==> flow/design.v <==
module dff(out_a, in_a, clk);
	parameter bitwidth = 8;
	input signed[bitwidth - 1:0]in_a;
	input clk;
	output signed[bitwidth - 1:0]out_a;
	reg signed[bitwidth - 1:0]out_a;
	always@(posedge clk)
		out_a <= in_a;
 endmodule
module mul(out, in_c, in_a);
	input signed[7:0] in_a, in_c;
	output signed[13:0] out;
	wire signed[15:0]sum;
	assign sum = in_a * in_c;
	assign out = sum[15:2];
endmodule
module adder(sum, a, b, c, d);
	parameter bitwidth = 14;
	input signed[bitwidth - 1:0]a, b, c, d;
	output signed[bitwidth + 1:0]sum;
	assign sum = a + b + c + d;
endmodule
module total_fir(total_out, x_in, clk);
	input clk;
	input signed[7:0]x_in;
	output signed[15:0]total_out;
	wire signed[7:0]c0 = 8'b0_0010001;
	wire signed[7:0]c1 = 8'b1_1010111;
	wire signed[7:0]c2 = 8'b0_0011000;
	wire signed[7:0]c3 = 8'b1_1000110;
	wire signed[7:0]c4 = 8'b1_0001100;
	wire signed[7:0]c5 = 8'b0_1010110;
	wire signed[7:0]c6 = 8'b1_0011010;
	wire signed[7:0]c7 = 8'b0_0111010;
	wire signed[7:0]c8 = 8'b1_1110000;
	wire signed[7:0]c9 = 8'b0_1111111;
	wire signed[7:0]c10 = 8'b0_0001111;
	wire signed[7:0]c11 = 8'b1_1110111;
	wire signed[7:0]c12 = 8'b1_1101011;
	wire signed[7:0]c13 = 8'b1_0110110;
	wire signed[7:0]c14 = 8'b1_0111100;
	wire signed[7:0]c15 = 8'b1_1010000;
	wire signed[7:0]in_a;
	wire signed[7:0]d1_eigh_out, d2_eigh_out, d3_eigh_out, d4_eigh_out, d5_eigh_out, d6_eigh_out,
					d7_eigh_out, d8_eigh_out, d9_eigh_out, d10_eigh_out, d11_eigh_out, d12_eigh_out,
					d13_eigh_out, d14_eigh_out, d15_eigh_out, d16_eigh_out;
	wire signed[13:0]m1_out, m2_out, m3_out, m4_out, m5_out, m6_out, m7_out, m8_out, m9_out, m10_out,
					m11_out, m12_out, m13_out, m14_out, m15_out, m16_out; 
	wire signed[13:0]d1_fort_out, d2_fort_out, d3_fort_out,  d4_fort_out, d5_fort_out, d6_fort_out,
					d7_fort_out, d8_fort_out, d9_fort_out, d10_fort_out, d11_fort_out, d12_fort_out,
					d13_fort_out, d14_fort_out, d15_fort_out, d16_fort_out;
	wire signed[15:0]a1_out, a2_out, a3_out, a4_out;
	wire signed[15:0]d1_sixt_out, d2_sixt_out, d3_sixt_out, d4_sixt_out;
	wire signed[17:0]total_tmp, a5_out;
	assign in_a = x_in;
	dff #(8) dff_1_eigh( .out_a(d1_eigh_out), .in_a(in_a), .clk(clk) );
	mul mul_1( .out(m1_out), .in_c(c15), .in_a(d1_eigh_out) );
	dff #(14) dff_1_fort( .out_a(d1_fort_out), .in_a(m1_out), .clk(clk) );
	dff #(8) dff_2_eigh( .out_a(d2_eigh_out), .in_a(d1_eigh_out), .clk(clk) );
	mul mul_2( .out(m2_out), .in_c(c14), .in_a(d2_eigh_out) );
	dff #(14) dff_2_fort( .out_a(d2_fort_out), .in_a(m2_out), .clk(clk) );
	dff #(8) dff_3_eigh( .out_a(d3_eigh_out), .in_a(d2_eigh_out), .clk(clk) );
	mul mul_3( .out(m3_out), .in_c(c13), .in_a(d3_eigh_out) );
	dff #(14) dff_3_fort( .out_a(d3_fort_out), .in_a(m3_out), .clk(clk) );
	dff #(8) dff_4_eigh( .out_a(d4_eigh_out), .in_a(d3_eigh_out), .clk(clk) );
	mul mul_4( .out(m4_out), .in_c(c12), .in_a(d4_eigh_out) );
	dff #(14) dff_4_fort( .out_a(d4_fort_out), .in_a(m4_out), .clk(clk) );
	adder #(14) adder_1( .sum(a1_out), .a(d1_fort_out), .b(d2_fort_out), .c(d3_fort_out), .d(d4_fort_out) );
	dff #(16) dff_1_sixt( .out_a(d1_sixt_out), .in_a(a1_out), .clk(clk) );
	dff #(8) dff_5_eigh( .out_a(d5_eigh_out), .in_a(d4_eigh_out), .clk(clk) );
	mul mul_5( .out(m5_out), .in_c(c11), .in_a(d5_eigh_out) );
	dff #(14) dff_5_fort( .out_a(d5_fort_out), .in_a(m5_out), .clk(clk) );
	dff #(8) dff_6_eigh( .out_a(d6_eigh_out), .in_a(d5_eigh_out), .clk(clk) );
	mul mul_6( .out(m6_out), .in_c(c10), .in_a(d6_eigh_out) );
	dff #(14) dff_6_fort( .out_a(d6_fort_out), .in_a(m6_out), .clk(clk) );
	dff #(8) dff_7_eigh( .out_a(d7_eigh_out), .in_a(d6_eigh_out), .clk(clk) );
	mul mul_7( .out(m7_out), .in_c(c9), .in_a(d7_eigh_out) );
	dff #(14) dff_7_fort( .out_a(d7_fort_out), .in_a(m7_out), .clk(clk) );
	dff #(8) dff_8_eigh( .out_a(d8_eigh_out), .in_a(d7_eigh_out), .clk(clk) );
	mul mul_8( .out(m8_out), .in_c(c8), .in_a(d8_eigh_out) );
	dff #(14) dff_8_fort( .out_a(d8_fort_out), .in_a(m8_out), .clk(clk) );
	adder #(14) adder_2( .sum(a2_out), .a(d5_fort_out), .b(d6_fort_out), .c(d7_fort_out), .d(d8_fort_out) );
	dff #(16) dff_2_sixt( .out_a(d2_sixt_out), .in_a(a2_out), .clk(clk) );
	dff #(8) dff_9_eigh( .out_a(d9_eigh_out), .in_a(d8_eigh_out), .clk(clk) );
	mul mul_9( .out(m9_out), .in_c(c7), .in_a(d9_eigh_out) );
	dff #(14) dff_9_fort( .out_a(d9_fort_out), .in_a(m9_out), .clk(clk) );
	dff #(8) dff_10_eigh( .out_a(d10_eigh_out), .in_a(d9_eigh_out), .clk(clk) );
	mul mul_10( .out(m10_out), .in_c(c6), .in_a(d10_eigh_out) );
	dff #(14) dff_10_fort( .out_a(d10_fort_out), .in_a(m10_out), .clk(clk) );
	dff #(8) dff_11_eigh( .out_a(d11_eigh_out), .in_a(d10_eigh_out), .clk(clk) );
	mul mul_11( .out(m11_out), .in_c(c5), .in_a(d11_eigh_out) );
	dff #(14) dff_11_fort( .out_a(d11_fort_out), .in_a(m11_out), .clk(clk) );
	dff #(8) dff_12_eigh( .out_a(d12_eigh_out), .in_a(d11_eigh_out), .clk(clk) );
	mul mul_12( .out(m12_out), .in_c(c4), .in_a(d12_eigh_out) );
	dff #(14) dff_12_fort( .out_a(d12_fort_out), .in_a(m12_out), .clk(clk) );
	adder #(14) adder_3( .sum(a3_out), .a(d9_fort_out), .b(d10_fort_out), .c(d11_fort_out), .d(d12_fort_out) );
	dff #(16) dff_3_sixt( .out_a(d3_sixt_out), .in_a(a3_out), .clk(clk) );
	dff #(8) dff_13_eigh( .out_a(d13_eigh_out), .in_a(d12_eigh_out), .clk(clk) );
	mul mul_13( .out(m13_out), .in_c(c3), .in_a(d13_eigh_out) );
	dff #(14) dff_13_fort( .out_a(d13_fort_out), .in_a(m13_out), .clk(clk) );
	dff #(8) dff_14_eigh( .out_a(d14_eigh_out), .in_a(d13_eigh_out), .clk(clk) );
	mul mul_14( .out(m14_out), .in_c(c2), .in_a(d14_eigh_out) );
	dff #(14) dff_14_fort( .out_a(d14_fort_out), .in_a(m14_out), .clk(clk) );
	dff #(8) dff_15_eigh( .out_a(d15_eigh_out), .in_a(d14_eigh_out), .clk(clk) );
	mul mul_15( .out(m15_out), .in_c(c1), .in_a(d15_eigh_out) );
	dff #(14) dff_15_fort( .out_a(d15_fort_out), .in_a(m15_out), .clk(clk) );
	dff #(8) dff_16_eigh( .out_a(d16_eigh_out), .in_a(d15_eigh_out), .clk(clk) );
	mul mul_16( .out(m16_out), .in_c(c0), .in_a(d16_eigh_out) );
	dff #(14) dff_16_fort( .out_a(d16_fort_out), .in_a(m16_out), .clk(clk) );
	adder #(14) adder_4( .sum(a4_out), .a(d13_fort_out), .b(d14_fort_out), .c(d15_fort_out), .d(d16_fort_out) );
	dff #(16) dff_4_sixt( .out_a(d4_sixt_out), .in_a(a4_out), .clk(clk) );
	adder #(16) adder_5( .sum(a5_out), .a(d1_sixt_out), .b(d2_sixt_out), .c(d3_sixt_out), .d(d4_sixt_out) );
	dff #(18) dff_eighteen( .out_a(total_tmp), .in_a(a5_out), .clk(clk) );
	assign total_out = total_tmp[17:2];
endmodule
; Tool chain data of total_fir
; Module total_fir before and after one edit of its RTL, step after step.
; "orig" refers to lines of the RTL above, "edited" to lines of the edited file.
; "change" is "edited" less "orig", of the values as shown; "change_rel_pct" is that difference over "orig", in percent.
; Operators carry their Yosys type and port widths (W data, S select, Z words).
; Library cell names are shortened.
; A cell with -- has no value.
[inputs]
top = total_fir
clk_port = clk
lib = sky130hd
lib_corner = tt_025C_1v80

; The edit
; Unified diff, file above to edited file.
; The edit is scripted: it alters the design's behaviour and was not made to optimise anything.
; begin of diff
@@ -81,5 +81,8 @@
 	dff #(14) dff_8_fort( .out_a(d8_fort_out), .in_a(m8_out), .clk(clk) );
 	adder #(14) adder_2( .sum(a2_out), .a(d5_fort_out), .b(d6_fort_out), .c(d7_fort_out), .d(d8_fort_out) );
-	dff #(16) dff_2_sixt( .out_a(d2_sixt_out), .in_a(a2_out), .clk(clk) );
+	wire signed [15:0] d2_sixt_out_p, d2_sixt_out_n;
+	dff #(16) dff_2_sixt( .out_a(d2_sixt_out_p), .in_a(a2_out), .clk(clk) );
+	dff #(16) dff_2_sixt_alt (.out_a(d2_sixt_out_n), .in_a(~a2_out), .clk(clk));
+	assign d2_sixt_out = d2_sixt_out_p ^ d2_sixt_out_n;
 	dff #(8) dff_9_eigh( .out_a(d9_eigh_out), .in_a(d8_eigh_out), .clk(clk) );
 	mul mul_9( .out(m9_out), .in_c(c7), .in_a(d9_eigh_out) );
; end of diff

; Word level
; Yosys after proc, flatten, opt, wreduce and memory -nomap, before mapping. Enables and synchronous resets that opt folds into registers are not counted as muxes. Memory bits, and registers merged into a memory's read port (data or address), are not among the register bits. Print and check cells are not counted. Equal cells are merged and count once.
[word_totals]
columns = item, orig, edited, change, change_rel_pct
row1 = register_bits, 416, 432, 16, 3.85
row2 = latch_bits, 0, 0, 0, --
row3 = mem_bits_rw, 0, 0, 0, --
row4 = mem_bits_ro, 0, 0, 0, --
row5 = clocked_rd_ports_x_width, 0, 0, 0, --
row6 = memories, 0, 0, 0, --
row7 = in_bits, 9, 9, 0, 0.00
row8 = output_inout_bits, 16, 16, 0, 0.00
row9 = elab_cells, 68, 71, 3, 4.41
[op_classes]
columns = item, orig, edited, change, change_rel_pct
row1 = addsub, 16, 16, 0, 0.00
row2 = n_mul, 15, 15, 0, 0.00
row3 = div_mod_pow, 0, 0, 0, --
row4 = cmp, 0, 0, 0, --
row5 = n_eq, 0, 0, 0, --
row6 = shifts, 0, 0, 0, --
row7 = muxes, 0, 0, 0, --
row8 = n_logic, 0, 2, 2, --
row9 = n_reduce_logical, 0, 0, 0, --
[op_table]
columns = op, orig, edited, change
row1 = $not A16 Y16, 0, 1, 1
row2 = $xor A16 B16 Y16, 0, 1, 1
; Unchanged operator kinds not shown: 14.

; Longest topological paths
; Longest topological path by Yosys (ltp), each cell counted once; first at word level (registers and memories cut), then after technology mapping (sequential cells cut; the memories' decode and read muxes count).
[logic_depth]
columns = item, orig, edited, change, change_rel_pct
row1 = depth_word, 3, 4, 1, 33.33
row2 = ABC_AREA, 0, 0, --, --
row3 = depth_mapped, 19, 20, 1, 5.26

; Netlist
; Source: synth_stat.txt of the flow (Yosys; design flattened, memories mapped). It holds for the ABC_AREA given above (unset counts as 0); a run with the other value may have another netlist.
[synth_totals]
columns = item, orig, edited, change, change_rel_pct
row1 = cells, 3070, 3031, -39, -1.27
row2 = yosys_area_um2, 30717.0, 30903.4, 186.4, 0.61
row3 = sequential_area_um2, 8067.7, 8388.0, 320.3, 3.97
row4 = ff_cells, 403, 419, 16, 3.97
[by_type]
columns = cell, orig, edited, change, change_rel_pct
row1 = nand2_1, 102, 70, -32, -31.37
row2 = a21oi_1, 146, 171, 25, 17.12
row3 = xor2_1, 67, 92, 25, 37.31
row4 = o21ai_0, 84, 64, -20, -23.81
row5 = dfxtp_1, 403, 419, 16, 3.97
row6 = o211ai_1, 26, 10, -16, -61.54
row7 = o21bai_1, 18, 34, 16, 88.89
row8 = nor2_1, 135, 122, -13, -9.63
row9 = a31o_2, 11, 1, -10, -90.91
row10 = a2111oi_0, 12, 3, -9, -75.00
row11 = clkbuf_1, 11, 2, -9, -81.82
row12 = a21o_1, 60, 53, -7, -11.67
row13 = a31oi_1, 15, 9, -6, -40.00
row14 = xnor2_1, 177, 172, -5, -2.82
row15 = nor3_1, 58, 53, -5, -8.62
row16 = a21boi_0, 8, 3, -5, -62.50
row17 = nand4_1, 7, 2, -5, -71.43
row18 = or2_2, 7, 12, 5, 71.43
; Unchanged cell types not shown: 5.
; The list need not be complete.
; The figures by module come from a second, unflattened synthesis with its own total; it is not the netlist above.
[unflattened]
columns = item, orig, edited, change, change_rel_pct
row1 = hier_cells, 5926, 5990, 64, 1.08
row2 = hier_area_um2, 56610.5, 57328.7, 718.2, 1.27
; Each row is one instance without its submodules.
[by_module_orig]
columns = mod, n_inst, cells, mod_area_um2, mod_seq_area_um2
row1 = mul, 16, 281, 2486.1, 0.0
row2 = adder #(bitwidth=14), 4, 193, 1585.3, 0.0
row3 = dff #(bitwidth=14), 16, 14, 280.3, 280.3
row4 = dff #(bitwidth=8), 16, 8, 160.2, 160.2
row5 = adder #(bitwidth=16), 1, 222, 1795.5, 0.0
row6 = dff #(bitwidth=16), 4, 16, 320.3, 320.3
row7 = dff #(bitwidth=18), 1, 18, 360.3, 360.3
row8 = total_fir, 1, 2, 7.5, 0.0
[by_module_edited]
columns = mod, n_inst, cells, mod_area_um2, mod_seq_area_um2
row1 = mul, 16, 282, 2498.6, 0.0
row2 = adder #(bitwidth=14), 4, 193, 1585.3, 0.0
row3 = dff #(bitwidth=14), 16, 14, 280.3, 280.3
row4 = dff #(bitwidth=8), 16, 8, 160.2, 160.2
row5 = adder #(bitwidth=16), 1, 222, 1793.0, 0.0
row6 = dff #(bitwidth=16), 5, 16, 320.3, 320.3
row7 = dff #(bitwidth=18), 1, 18, 360.3, 360.3
row8 = total_fir, 1, 34, 207.7, 0.0

; Worst setup path after synthesis
; Source: OpenSTA report_checks on the synthesized netlist (no wires, ideal clock, input and output delay 20% of the period each), path of least setup slack; recovery checks are left aside. Register names are those of the netlist, which keeps one name where synthesis merged equal registers.
[synth_path]
columns = item, orig, edited, change, change_rel_pct
row1 = kind, reg-to-reg, reg-to-reg, --, --
row2 = startpoint, reg dff_7_eigh.out_a[7], reg dff_7_eigh.out_a[7], --, --
row3 = endpoint, reg dff_7_fort.out_a[11], reg dff_7_fort.out_a[13], --, --
row4 = clock_period_ps, 5000, 5000, 0, 0.00
row5 = setup_ps, 106, 127, 21, --
row6 = t_arrival_ps, 4423, 4396, -27, -0.61
row7 = setup_slack_ps, 471, 476, 5, --
row8 = delay_ps, 4529, 4523, -6, -0.13
row9 = path_stages, 15, 17, 2, 13.33
row10 = path_buffers, 1, 1, 0, 0.00
row11 = period_less_setup_slack_ps, 4529, 4524, -5, -0.11
; "delay_ps" is the arrival time less input delay plus setup time.
; "path_stages": output pins that drive a net of the path, with the launching flip-flop's if there is one; two outputs of one cell count as two.
; "period_less_setup_slack_ps" = period - worst setup slack (recovery checks aside). The figure is calculated, with input and output delays left at 20% of the set period.
; Between the ends stands the longest chain of elaborated cells between them, by number of cells; it is not shown to be the way that was timed. Of several equally long chains one is given.
; A line is the first line of the expression or statement that the cell stems from. Yosys adds cells for indexed reads and writes and turns some case tables into memories.
[synth_via_orig]
path_cell_list = dfxtp_1 -> buf_1 -> inv_1 -> fa_1 -> inv_1 -> fa_1 -> fa_1 -> inv_1 -> fa_1 -> inv_1 -> ha_1 -> or3_1 -> o21ai_0 -> nor2_1 -> o311ai_0
elab_chain_len = 1
[synth_rtl_orig]
columns = item, line_no
row1 = "start, declared", 5  ; output signed[bitwidth - 1:0]out_a;
row2 = "start, assigned", 8  ; out_a <= in_a;
row3 = $mul A8 B8 Y16, 14  ; assign sum = in_a * in_c;
row4 = "end, assigned", 8
row5 = "end, declared", 5
[synth_via_edited]
path_cell_list = dfxtp_1 -> buf_2 -> inv_1 -> fa_1 -> inv_1 -> fa_1 -> fa_1 -> inv_1 -> fa_1 -> inv_1 -> ha_1 -> or3_1 -> o21ai_0 -> a21oi_1 -> a211oi_1 -> a21oi_1 -> xor2_1
elab_chain_len = 1
[synth_rtl_edited]
columns = item, line_no
row1 = "start, declared", 5  ; output signed[bitwidth - 1:0]out_a;
row2 = "start, assigned", 8  ; out_a <= in_a;
row3 = $mul A8 B8 Y16, 14  ; assign sum = in_a * in_c;
row4 = "end, assigned", 8
row5 = "end, declared", 5

; Timing after layout
; From the final timing report of each run of set A: the path of least setup slack in the routed layout; clock arrival at registers is part of the times.
; The report prints the path's times to 10 ps; the period is as set.
[layout_path]
columns = item, orig, edited, change, change_rel_pct
row1 = kind, reg-to-reg, reg-to-reg, --, --
row2 = startpoint, reg dff_7_eigh.out_a[5], reg dff_3_eigh.out_a[4], --, --
row3 = endpoint, reg dff_7_fort.out_a[11], reg dff_3_fort.out_a[13], --, --
row4 = clock_period_ps, 4420, 4420, 0, 0.00
row5 = setup_ps, 100, 110, 10, --
row6 = t_arrival_ps, 4650, 4680, 30, 0.65
row7 = setup_slack_ps, 260, 210, -50, --
row8 = path_stages, 14, 16, 2, 14.29
row9 = path_buffers, 0, 0, 0, --
; Between the ends stands the longest chain of elaborated cells between them, by number of cells; it is not shown to be the way that was timed. Of several equally long chains one is given.
[layout_via_orig]
path_cell_list = dfxtp_1 -> inv_1 -> fa_1 -> inv_1 -> fa_1 -> fa_1 -> inv_1 -> fa_1 -> inv_1 -> ha_1 -> or3_1 -> o21ai_0 -> nor2_1 -> o311ai_0
elab_chain_len = 1
[layout_rtl_orig]
columns = item, line_no
row1 = "start, declared", 5  ; output signed[bitwidth - 1:0]out_a;
row2 = "start, assigned", 8  ; out_a <= in_a;
row3 = $mul A8 B8 Y16, 14  ; assign sum = in_a * in_c;
row4 = "end, assigned", 8
row5 = "end, declared", 5
[layout_via_edited]
path_cell_list = dfxtp_1 -> inv_1 -> ha_1 -> inv_1 -> fa_1 -> inv_1 -> fa_1 -> inv_1 -> fa_1 -> ha_1 -> o21a_1 -> nor2_1 -> nor3_1 -> a2111oi_2 -> a21oi_1 -> xnor2_1
elab_chain_len = 1
[layout_rtl_edited]
columns = item, line_no
row1 = "start, declared", 5  ; output signed[bitwidth - 1:0]out_a;
row2 = "start, assigned", 8  ; out_a <= in_a;
row3 = $mul A8 B7 Y15, 14  ; assign sum = in_a * in_c;
row4 = "end, assigned", 8
row5 = "end, declared", 5

; Layout results
; Both versions went through the flow (Yosys, OpenROAD) with the same settings in each pair. Constraints: input delay and output delay 20% of the set period each, output load 0.01 pF.
[flow_settings_set_A]
period_ns = 4.42
CAP_MARGIN = 20
CORE_MARGIN = 2
CORE_UTILIZATION = 40
SLEW_MARGIN = 20
[measured_set_A]
columns = item, orig, edited, change, change_rel_pct
row1 = synthArea_um2, 30717.0, 30903.4, 186.4, 0.61
row2 = design_die_area_um2, 79025.6, 79498.6, 473.0, 0.60
row3 = post_route_stdcell_area_um2, 34107.7, 34329.2, 221.5, 0.65
row4 = fin_ws_ps, 255, 210, -45, --
row5 = setup_tns_ps, 0, 0, 0, --
row6 = timing.hold.ws_ps, 373, 355, -18, --
row7 = clock_period_reached_ps, 4165, 4210, 45, 1.08
[flow_settings_set_B]
CAP_MARGIN = 20
CORE_MARGIN = 3
CORE_UTILIZATION = 59
CTS_CLUSTER_DIAMETER = 66
CTS_CLUSTER_SIZE = 51
PLACE_DENSITY_LB_ADDON = 0.27
period_ns = 6.83
SLEW_MARGIN = 20
[measured_set_B]
columns = item, orig, edited, change, change_rel_pct
row1 = synthArea_um2, 30717.0, 30903.4, 186.4, 0.61
row2 = design_die_area_um2, 54835.6, 55161.6, 326.0, 0.59
row3 = post_route_stdcell_area_um2, 32896.6, 33138.0, 241.4, 0.73
row4 = fin_ws_ps, 1971, 1850, -121, --
row5 = setup_tns_ps, 0, 0, 0, --
row6 = timing.hold.ws_ps, 366, 373, 7, --
row7 = clock_period_reached_ps, 4859, 4980, 121, 2.49
; "clock_period_reached_ps" = clock period - worst setup slack. The figure is calculated, with input and output delays left at 20% of the set period.
